==> flow/design.v <==
module ALU (result, read_data_1, read_data_2, shmat, opcode, functioncode);
	input [31:0] read_data_1;
	input [31:0] read_data_2;
	input [4:0] shmat;
	input [5:0] opcode;
	input [5:0] functioncode;
	output reg [31:0] result;
	always @(*)
		begin
		result = 32'b0;
		if(opcode==6'b001000)						 
			result=read_data_1+read_data_2;
		else if(opcode==6'b001001)					 
			result=read_data_1+read_data_2;
		else if(opcode==6'b001100)					 
			result=read_data_1&read_data_2;
		else if(opcode==6'b001101)					 
			result=read_data_1|read_data_2;
		else if(opcode==6'b001010)					 
			result=($signed(read_data_1)<$signed(read_data_2)) ? 32'b1 : 32'b0;
		else if(opcode==6'b001011)					 
			result=(read_data_1<read_data_2) ? 32'b1 : 32'b0;
		else if(opcode==6'b100100 |opcode==6'b100101 |opcode==6'b110000 | opcode==6'b100011  
		| opcode==6'b101000 | opcode==6'b111000 | opcode==6'b101001 | opcode==6'b101011)	 
			result=read_data_1+read_data_2;
		else if(opcode==6'b000000)					 
			begin
			if(functioncode==6'b100000)  
				result=read_data_1+read_data_2;
			else if(functioncode==6'b100001)  
				result=read_data_1+read_data_2;
			else if(functioncode==6'b100100)  
				result=read_data_1 & read_data_2;
			else if(functioncode==6'b100101)  
				result=read_data_1 | read_data_2;
			else if(functioncode==6'b100111)  
				result=~(read_data_1 | read_data_2);
			else if(functioncode==6'b000000)  
				result=read_data_2 << shmat;
			else if(functioncode==6'b101010)  
				result=($signed(read_data_1)<$signed(read_data_2)) ? 32'b1 : 32'b0;
			else if(functioncode==6'b101011)	 
				result=(read_data_1<read_data_2) ? 32'b1 : 32'b0;
			else if(functioncode==6'b000011)	 
				result= $signed(read_data_2) >>> shmat;
			else if(functioncode==6'b000010)  
				result= read_data_2 >> shmat;
			else if(functioncode==6'b100010)  
				result=read_data_1-read_data_2;
			else if(functioncode==6'b100011)  
				result= read_data_1-read_data_2;
			end
		end
endmodule
module mips_registers ( read_data_1, read_data_2, write_data, read_reg_1, read_reg_2, write_reg, signal_reg_write, clk );
	output [31:0] read_data_1, read_data_2;
	input [31:0] write_data;
	input [4:0] read_reg_1, read_reg_2, write_reg;
	input signal_reg_write, clk;
	reg [31:0] registers [31:1];
	always @(posedge clk)
		if (signal_reg_write && write_reg != 5'd0)
			registers[write_reg] <= write_data;
	assign read_data_1 = (read_reg_1 == 5'd0) ? 32'b0 : registers[read_reg_1];
	assign read_data_2 = (read_reg_2 == 5'd0) ? 32'b0 : registers[read_reg_2];
endmodule
module mips_core (
	input         clk,
	input         rst,
	output [31:0] imem_addr,
	input  [31:0] imem_rdata,
	output [31:0] dmem_addr,
	output [31:0] dmem_wdata,
	output [3:0]  dmem_wmask,
	output        dmem_we,
	input  [31:0] dmem_rdata,
	output        wb_en,
	output [4:0]  wb_reg,
	output [31:0] wb_data
);
reg [31:0] PC;
wire [31:0] instruction = imem_rdata;
wire [31:0] read_data_1;
wire [31:0] read_data_2;
wire [31:0] ALU_result;
reg [31:0] ALU_mux;
reg [4:0] REG_dst_mux;
reg [31:0] REG_write_mux;
reg [31:0] MEM_result;
reg write_reg_signal;
reg write_mem_signal;
reg [3:0] mem_mask;
reg [31:0] next_PC;
wire [5:0] opcode = instruction[31:26];
wire [4:0] rs = instruction[25:21];
wire [4:0] rt = instruction[20:16];
wire [4:0] rd = instruction[15:11];
wire [4:0] shmat = instruction[10:6];
wire [5:0] functioncode = instruction[5:0];
wire [15:0] imm = instruction[15:0];
wire [25:0] adress = instruction[25:0];
wire [31:0] PC_plus4 = PC + 32'd4;
wire [31:0] branchadress = {{14{imm[15]}}, imm, 2'b00};
wire [31:0] jumpadress = {PC[31:28], adress, 2'b00};
mips_registers regblock(read_data_1, read_data_2, REG_write_mux, rs, rt, REG_dst_mux, write_reg_signal, clk);
ALU ALUblock(ALU_result, read_data_1, ALU_mux, shmat, opcode, functioncode);
always @(*)
begin
	REG_dst_mux = rt;
	write_reg_signal = 1'b1;
	write_mem_signal = 1'b0;
	mem_mask = 4'b1111;
	ALU_mux = read_data_2;
	REG_write_mux = ALU_result;
	next_PC = PC_plus4;
	if (opcode==6'b100100)           
		MEM_result = {24'b0, dmem_rdata[7:0]};
	else if (opcode==6'b100101)      
		MEM_result = {16'b0, dmem_rdata[15:0]};
	else                             
		MEM_result = dmem_rdata;
	if (opcode==6'b000000)           
		begin
		REG_dst_mux = rd;
		if (functioncode==6'b001000)   
			begin
			write_reg_signal = 1'b0;
			next_PC = read_data_1;
			end
		end
	else                             
		begin
		if (opcode==6'b000011)         
			REG_dst_mux = 5'b11111;
		if (opcode==6'b101000 | opcode==6'b101001 | opcode==6'b111000 | opcode==6'b101011)  
			begin
			write_mem_signal = 1'b1;
			write_reg_signal = 1'b0;
			if (opcode==6'b101000)       
				mem_mask = 4'b0001;
			else if (opcode==6'b101001)  
				mem_mask = 4'b0011;
			end
		else if (opcode==6'b000100 | opcode==6'b000101 | opcode==6'b000010)  
			write_reg_signal = 1'b0;
		if (opcode!=6'b001100 && opcode!=6'b001101)
			ALU_mux = {{16{imm[15]}}, imm};
		else
			ALU_mux = {16'b0, imm};
		if (opcode==6'b000011)         
			REG_write_mux = PC + 32'd8;
		else if (opcode==6'b100011 | opcode==6'b100100 | opcode==6'b100101 | opcode==6'b110000)  
			REG_write_mux = MEM_result;
		else if (opcode==6'b001111)    
			REG_write_mux = {imm, 16'b0};
		if (opcode==6'b000100 && read_data_1==read_data_2)        
			next_PC = PC_plus4 + branchadress;
		else if (opcode==6'b000101 && read_data_1!=read_data_2)   
			next_PC = PC_plus4 + branchadress;
		else if (opcode==6'b000010 | opcode==6'b000011)          
			next_PC = jumpadress;
		end
end
always @(posedge clk)
	if (rst)
		PC <= 32'b0;
	else
		PC <= next_PC;
assign imem_addr  = PC;
assign dmem_addr  = ALU_result;
assign dmem_wdata = read_data_2;
assign dmem_wmask = mem_mask;
assign dmem_we    = write_mem_signal;
assign wb_en      = write_reg_signal && (REG_dst_mux != 5'd0);
assign wb_reg     = REG_dst_mux;
assign wb_data    = REG_write_mux;
endmodule
Appendix: tool output

From RTL to reports: mips_core:

Tool output for the design above before and after an edit, in the order of the flow.
Lines under "before" count in the file above, lines under "after" in the edited file.
"change" is "after" less "before", of the values as shown; "relative change" is that difference over "before", in percent.
Library cell names are shortened.
A cell with -- has no value.

* top module: mips_core
* clock input: clk
* cell library: sky130hd
* corner: tt_025C_1v80

Diff:

The edit as a unified diff against the file above.
The edit is scripted: it alters the design's behaviour and was not made to optimise anything.

```diff
@@ -101,5 +101,6 @@
 wire [25:0] adress = instruction[25:0];
 wire [31:0] PC_plus4 = PC + 32'd4;
-wire [31:0] branchadress = {{14{imm[15]}}, imm, 2'b00};
+reg [31:0] branchadress;
+always @(posedge clk) branchadress <= {{14{imm[15]}}, imm, 2'b00};
 wire [31:0] jumpadress = {PC[31:28], adress, 2'b00};
 mips_registers regblock(read_data_1, read_data_2, REG_write_mux, rs, rt, REG_dst_mux, write_reg_signal, clk);
```

Word-level counts:

Yosys after proc, flatten, opt, wreduce and memory -nomap, before mapping. Memory bits, and registers merged into a memory's read port (data or address), are not among the register bits. Print and check cells are not counted.
Yosys's memory passes give these memory sizes; they may raise the number of words (mostly to a power of two), join words into wider ones and drop unused or constant bits.

Storage and ports
* flip-flop bits (word level): before 32, after 48, change +16, relative change +50.00%
* bits in writable memories: before 992, after 992, change 0, relative change 0.00%
* memories kept: before 1, after 1, change 0, relative change 0.00%
* input bits: before 66, after 66, change 0, relative change 0.00%
* output and inout bits: before 139, after 139, change 0, relative change 0.00%
* cells after elaboration: before 129, after 130, change +1, relative change +0.78%

Cells by class
* $add $sub $neg: before 5, after 5, change 0, relative change 0.00%
* order comparisons: before 2, after 2, change 0, relative change 0.00%
* equality and inequality tests: before 36, after 36, change 0, relative change 0.00%
* shifts and indexed selects: before 3, after 3, change 0, relative change 0.00%
* multiplexer cells: before 52, after 52, change 0, relative change 0.00%
* bitwise gates (word level): before 19, after 19, change 0, relative change 0.00%
* reduce/logical cells: before 9, after 9, change 0, relative change 0.00%

Memory list
* shape (words x width / read and write ports): before regblock.registers 31x32 r2 w1, after regblock.registers 31x32 r2 w1

Unchanged operator kinds not shown: 28.

Logic depth:

Depth = most cells in a row (Yosys ltp): at word level without a register or memory, in the mapped netlist without a sequential cell, where the memories' decode and read muxes count.

Logic depth
* depth in word-level cells: before 30, after 30, change 0, relative change 0.00%
* ABC_AREA: before 0, after 0
* gate-level depth with buffers: before 28, after 27, change -1, relative change -3.57%
* mapped depth without buffers: before 21, after 21, change 0, relative change 0.00%

Synthesis result:

Source: synth_stat.txt of the flow (Yosys; design flattened, memories mapped). It holds for the ABC_AREA given above (unset counts as 0); a run with the other value may have another netlist.

Cell types
* o22ai_1: before 182, after 69, change -113, relative change -62.09%
* mux4_2: before 287, after 385, change +98, relative change +34.15%
* mux2i_1: before 411, after 339, change -72, relative change -17.52%
* o21ai_0: before 242, after 179, change -63, relative change -26.03%
* mux2_2: before 75, after 18, change -57, relative change -76.00%
* nor2_1: before 421, after 467, change +46, relative change +10.93%
* nor3_1: before 72, after 108, change +36, relative change +50.00%
* a21oi_1: before 299, after 270, change -29, relative change -9.70%
* o221ai_1: before 67, after 94, change +27, relative change +40.30%
* buf_4: before 58, after 32, change -26, relative change -44.83%
* and4b_1: before 0, after 24, change +24
* a2111oi_0: before 37, after 14, change -23, relative change -62.16%
* a22oi_1: before 54, after 32, change -22, relative change -40.74%
* nand2_1: before 320, after 340, change +20, relative change +6.25%
* dfxtp_1: before 32, after 48, change +16, relative change +50.00%
* nand3_1: before 78, after 64, change -14, relative change -17.95%
* a311oi_1: before 5, after 19, change +14, relative change +280.00%
* nor2b_1: before 41, after 28, change -13, relative change -31.71%

Unchanged cell types not shown: 14.
The list need not be complete.

Synthesis totals
* cell count: before 5338, after 5191, change -147, relative change -2.75%
* cell area after synthesis (µm²): before 63483.4, after 64051.4, change +568.0, relative change +0.89%
* area of sequential cells (µm²): before 30429.2, after 30749.5, change +320.3, relative change +1.05%
* flip-flop cells: before 1024, after 1040, change +16, relative change +1.56%
* buffer cells: before 412, after 399, change -13, relative change -3.16%

The figures by module come from a second, unflattened synthesis with its own total; it is not the netlist above.

Unflattened totals
* cells (unflattened synthesis): before 5089, after 5114, change +25, relative change +0.49%
* area total of the unflattened synthesis (µm²): before 62774.0, after 63106.8, change +332.8, relative change +0.53%

Each row is one instance without its submodules.

Modules, before
* mips_registers: instances 1, cells 2601, area 46500.8 µm², seq. area 29788.6 µm²
* ALU: instances 1, cells 1541, area 9872.0 µm², seq. area 0.0 µm²
* mips_core: instances 1, cells 947, area 6401.1 µm², seq. area 640.6 µm²

Modules, after
* mips_registers: instances 1, cells 2601, area 46500.8 µm², seq. area 29788.6 µm²
* ALU: instances 1, cells 1541, area 9872.0 µm², seq. area 0.0 µm²
* mips_core: instances 1, cells 972, area 6734.0 µm², seq. area 960.9 µm²

Timing after synthesis:

OpenSTA on the mapped netlist: ideal clock, no wires. The path of least setup slack (recovery checks aside). Input and output delay are each 20% of the period. Register names are those of the netlist, which keeps one name where synthesis merged equal registers.

Timing path post-synthesis
* path kind: before input-to-output, after input-to-output
* start point: before in imem_rdata[30], after in imem_rdata[30]
* end point: before out wb_data[31], after out wb_data[29]
* clock period (ps): before 12000, after 12000, change 0, relative change 0.00%
* input delay (ps): before 2400, after 2400, change 0, relative change 0.00%
* external output delay (ps): before 2400, after 2400, change 0, relative change 0.00%
* launch time at the first pin (ps): before 2400, after 2400, change 0, relative change 0.00%
* arrival time (ps): before 8938, after 9172, change +234, relative change +2.62%
* data required time (ps): before 9600, after 9600, change 0, relative change 0.00%
* slack (ps): before 662, after 428, change -234
* path delay (ps): before 6538, after 6772, change +234, relative change +3.58%
* driving pins on the path: before 22, after 25, change +3, relative change +13.64%
* buffers on the path: before 8, after 8, change 0, relative change 0.00%
* synthesis period reached (ps): before 11338, after 11572, change +234, relative change +2.06%

"path delay" = arrival - input delay + setup time.
At an output port there is no setup time.
"driving pins on the path": output pins that drive a net of the path, with the launching flip-flop's if there is one; two outputs of one cell count as two.
"synthesis period reached" = period - worst setup slack (recovery checks aside). The figure is calculated, with input and output delays left at 20% of the set period.
Between the ends stands the longest chain of elaborated cells between them, by number of cells; it is not shown to be the way that was timed. Of several equally long chains one is given.
Each line given opens the expression or statement behind the cell; cells for indexed reads and writes are added by Yosys, which also makes memories of some case tables.

Between the ends, post-synthesis, before:
* cells stage by stage: clkbuf_1 > nor3_1 > nand2_1 > clkbuf_1 > clkbuf_1 > clkbuf_1 > buf_1 > clkbuf_1 > buf_1 > a21oi_1 > ha_1 > clkbuf_1 > o21bai_1 > a21o_1 > a211oi_1 > a211oi_1 > o21ai_0 > a2111oi_0 > or4_1 > a21oi_1 > nor3_1 > o21ai_0
* length of the longest elaborated chain: 29
* elaborated cells between the ends (all ways): 66
* those cells by class: add/sub (2); eq/ne (18); shift (3); mux (28); logic (13); reduce/logical (2)

Ends and longest elaborated chain, post-synthesis, before
* start, declared: line 71 `input [31:0] imem_rdata,`
* != test 6 x 4 -> 1 bit: line 146 `if (opcode!=6'b001100 && opcode!=6'b001101)`
* logical AND 1 bit: line 146
* 2-to-1 mux 32 bit: line 146
* 2-to-1 mux 32 bit: line 122 `if (opcode==6'b000000)`
* subtractor 32 bit: line 51 `result= read_data_1-read_data_2;`
* 2-to-1 mux 32 bit: line 50 `else if(functioncode==6'b100011)`
* 2-to-1 mux 32 bit: line 48 `else if(functioncode==6'b100010)`
* [... 15 more ...]
* 2-to-1 mux 32 bit: line 15 `else if(opcode==6'b001100)`
* 2-to-1 mux 32 bit: line 13 `else if(opcode==6'b001001)`
* 2-to-1 mux 32 bit: line 11 `if(opcode==6'b001000)`
* 2-to-1 mux 32 bit: line 154 `else if (opcode==6'b001111)`
* 2-to-1 mux 32 bit: line 152 `else if (opcode==6'b100011 | opcode==6'b100100 | opcode==6'b100101 | opcode==6'b110000)`
* 2-to-1 mux 32 bit: line 150 `if (opcode==6'b000011)`
* 2-to-1 mux 32 bit: line 122
* end, declared: line 79 `output [31:0] wb_data`

Between the ends, post-synthesis, after:
* cells stage by stage: clkbuf_1 > nor3_1 > nand2_1 > clkbuf_1 > clkbuf_1 > clkbuf_1 > clkbuf_1 > clkbuf_1 > clkbuf_1 > nor2_1 > nor2_1 > inv_1 > ha_1 > clkbuf_1 > a21oi_1 > o21bai_1 > a21oi_1 > o21ai_0 > o2111a_1 > a2111oi_0 > o21ai_0 > xnor2_1 > a21oi_1 > and3_1 > o31ai_1
* length of the longest elaborated chain: 29
* elaborated cells between the ends (all ways): 66
* those cells by class: add/sub (2); eq/ne (18); shift (3); mux (28); logic (13); reduce/logical (2)

Ends and longest elaborated chain, post-synthesis, after
* start, declared: line 71 `input [31:0] imem_rdata,`
* != test 6 x 4 -> 1 bit: line 147 `if (opcode!=6'b001100 && opcode!=6'b001101)`
* logical AND 1 bit: line 147
* 2-to-1 mux 32 bit: line 147
* 2-to-1 mux 32 bit: line 123 `if (opcode==6'b000000)`
* subtractor 32 bit: line 51 `result= read_data_1-read_data_2;`
* 2-to-1 mux 32 bit: line 50 `else if(functioncode==6'b100011)`
* 2-to-1 mux 32 bit: line 48 `else if(functioncode==6'b100010)`
* [... 15 more ...]
* 2-to-1 mux 32 bit: line 15 `else if(opcode==6'b001100)`
* 2-to-1 mux 32 bit: line 13 `else if(opcode==6'b001001)`
* 2-to-1 mux 32 bit: line 11 `if(opcode==6'b001000)`
* 2-to-1 mux 32 bit: line 155 `else if (opcode==6'b001111)`
* 2-to-1 mux 32 bit: line 153 `else if (opcode==6'b100011 | opcode==6'b100100 | opcode==6'b100101 | opcode==6'b110000)`
* 2-to-1 mux 32 bit: line 151 `if (opcode==6'b000011)`
* 2-to-1 mux 32 bit: line 123
* end, declared: line 79 `output [31:0] wb_data`

Timing after layout:

Path of least setup slack in the final report of the runs of set A (OpenROAD, finished layout, wires in). Where an end is a register, its clock arrival counts in the times.
The report prints the path's times to 10 ps; the period is as set.

Timing path post-layout
* path kind: before input-to-output, after input-to-output
* start point: before in imem_rdata[19], after in imem_rdata[18]
* end point: before out wb_data[0], after out dmem_addr[29]
* clock period (ps): before 12000, after 12000, change 0, relative change 0.00%
* input delay (ps): before 2400, after 2400, change 0, relative change 0.00%
* external output delay (ps): before 2400, after 2400, change 0, relative change 0.00%
* launch time at the first pin (ps): before 2400, after 2400, change 0, relative change 0.00%
* arrival time (ps): before 9280, after 9360, change +80, relative change +0.86%
* data required time (ps): before 9600, after 9600, change 0, relative change 0.00%
* slack (ps): before 320, after 240, change -80
* driving pins on the path: before 24, after 26, change +2, relative change +8.33%
* buffers on the path: before 6, after 6, change 0, relative change 0.00%

Between the ends stands the longest chain of elaborated cells between them, by number of cells; it is not shown to be the way that was timed. Of several equally long chains one is given.
A memory read counts as a cell of the chain, while the word-level depth stops at memories.

Between the ends, post-layout, before:
* cells stage by stage: clkbuf_4 > buf_4 > nor3b_2 > buf_4 > a221o_1 > a211oi_1 > a211oi_2 > a21boi_1 > ha_1 > clkinv_1 > a21oi_1 > a31oi_1 > o21a_1 > a211oi_1 > buf_4 > o211ai_1 > nand3_1 > a21o_1 > a21oi_1 > a2111oi_0 > o31a_1 > a21o_1 > buf_12 > clkdlybuf4s50_1
* length of the longest elaborated chain: 28
* elaborated cells between the ends (all ways): 40
* those cells by class: add/sub (2); compare (2); shift (3); mux (28); logic (3); reduce/logical (1); memory (1)

Ends and longest elaborated chain, post-layout, before
* start, declared: line 71 `input [31:0] imem_rdata,`
* memory (31 x 32 bit): line 60 `reg [31:0] registers [31:1];`
* 2-to-1 mux 32 bit: line 65 `assign read_data_2 = (read_reg_2 == 5'd0) ? 32'b0 : registers[read_reg_2];`
* 2-to-1 mux 32 bit: line 122 `if (opcode==6'b000000)`
* subtractor 32 bit: line 51 `result= read_data_1-read_data_2;`
* 2-to-1 mux 32 bit: line 50 `else if(functioncode==6'b100011)`
* 2-to-1 mux 32 bit: line 48 `else if(functioncode==6'b100010)`
* 2-to-1 mux 32 bit: line 46 `else if(functioncode==6'b000010)`
* [... 14 more ...]
* 2-to-1 mux 32 bit: line 15 `else if(opcode==6'b001100)`
* 2-to-1 mux 32 bit: line 13 `else if(opcode==6'b001001)`
* 2-to-1 mux 32 bit: line 11 `if(opcode==6'b001000)`
* 2-to-1 mux 32 bit: line 154 `else if (opcode==6'b001111)`
* 2-to-1 mux 32 bit: line 152 `else if (opcode==6'b100011 | opcode==6'b100100 | opcode==6'b100101 | opcode==6'b110000)`
* 2-to-1 mux 32 bit: line 150 `if (opcode==6'b000011)`
* 2-to-1 mux 32 bit: line 122
* end, declared: line 79 `output [31:0] wb_data`

Between the ends, post-layout, after:
* cells stage by stage: buf_2 > buf_4 > nand3b_1 > buf_4 > o22ai_1 > nor4_2 > nor3_1 > nor2_1 > nor2_1 > inv_1 > ha_1 > nand3_1 > nor2_1 > o211ai_1 > a21o_1 > a211oi_1 > buf_4 > o2111a_1 > a2111oi_2 > o21ai_0 > xnor2_1 > a21oi_1 > and3_1 > nor2_1 > buf_4 > clkdlybuf4s50_1
* length of the longest elaborated chain: 24
* elaborated cells between the ends (all ways): 32
* those cells by class: add/sub (2); shift (3); mux (22); logic (3); reduce/logical (1); memory (1)

Ends and longest elaborated chain, post-layout, after
* start, declared: line 71 `input [31:0] imem_rdata,`
* memory (31 x 32 bit): line 60 `reg [31:0] registers [31:1];`
* 2-to-1 mux 32 bit: line 65 `assign read_data_2 = (read_reg_2 == 5'd0) ? 32'b0 : registers[read_reg_2];`
* 2-to-1 mux 32 bit: line 123 `if (opcode==6'b000000)`
* subtractor 32 bit: line 51 `result= read_data_1-read_data_2;`
* 2-to-1 mux 32 bit: line 50 `else if(functioncode==6'b100011)`
* 2-to-1 mux 32 bit: line 48 `else if(functioncode==6'b100010)`
* 2-to-1 mux 32 bit: line 46 `else if(functioncode==6'b000010)`
* [... 10 more ...]
* 2-to-1 mux 32 bit: line 23 `else if(opcode==6'b100100 |opcode==6'b100101 |opcode==6'b110000 | opcode==6'b100011`
* 2-to-1 mux 32 bit: line 21 `else if(opcode==6'b001011)`
* 2-to-1 mux 32 bit: line 19 `else if(opcode==6'b001010)`
* 2-to-1 mux 32 bit: line 17 `else if(opcode==6'b001101)`
* 2-to-1 mux 32 bit: line 15 `else if(opcode==6'b001100)`
* 2-to-1 mux 32 bit: line 13 `else if(opcode==6'b001001)`
* 2-to-1 mux 32 bit: line 11 `if(opcode==6'b001000)`
* end, declared: line 72 `output [31:0] dmem_addr,`

Measured runs:

Runs of the flow (Yosys, OpenROAD) on both versions; the two runs of a pair have the same settings. The constraints put input and output delay at 20% of the set period each and load the outputs with 0.01 pF.

Settings, set A:
* CORE_UTILIZATION: 40
* PLACE_DENSITY: 0.6
* SETUP_SLACK_MARGIN: 0.2
* period_ns: 12.0
* CAP_MARGIN: 20
* CORE_MARGIN: 2
* SLEW_MARGIN: 20

Final reports, set A
* netlist area reported by Yosys (µm²): before 63483.4, after 64051.4, change +568.0, relative change +0.89%
* area of the die (µm²): before 161910.0, after 163345.0, change +1435.0, relative change +0.89%
* final design utilization (%): before 47.2, after 47.9, change +0.7
* setup slack of the worst path (ps): before 318, after 245, change -73
* post-route setup TNS (ps): before 0, after 0, change 0
* lowest hold slack (ps): before 557, after 574, change +17

Settings, set B:
* ABC_AREA: 0
* CELL_PAD_IN_SITES_DETAIL_PLACEMENT: 0
* CORE_MARGIN: 9
* CORE_UTILIZATION: 35
* GPL_TIMING_DRIVEN: 0
* HOLD_SLACK_MARGIN: 0.08
* MAX_ROUTING_LAYER: met4
* PLACE_DENSITY: 0.51
* period_ns: 20.7
* CAP_MARGIN: 20
* SLEW_MARGIN: 20

Final reports, set B
* netlist area reported by Yosys (µm²): before 63483.4, after 64051.4, change +568.0, relative change +0.89%
* area of the die (µm²): before 197038.0, after 198729.0, change +1691.0, relative change +0.86%
* final design utilization (%): before 42.5, after 42.1, change -0.4
* setup slack of the worst path (ps): before 1349, after 1238, change -111
* post-route setup TNS (ps): before 0, after 0, change 0
* lowest hold slack (ps): before 565, after 644, change +79
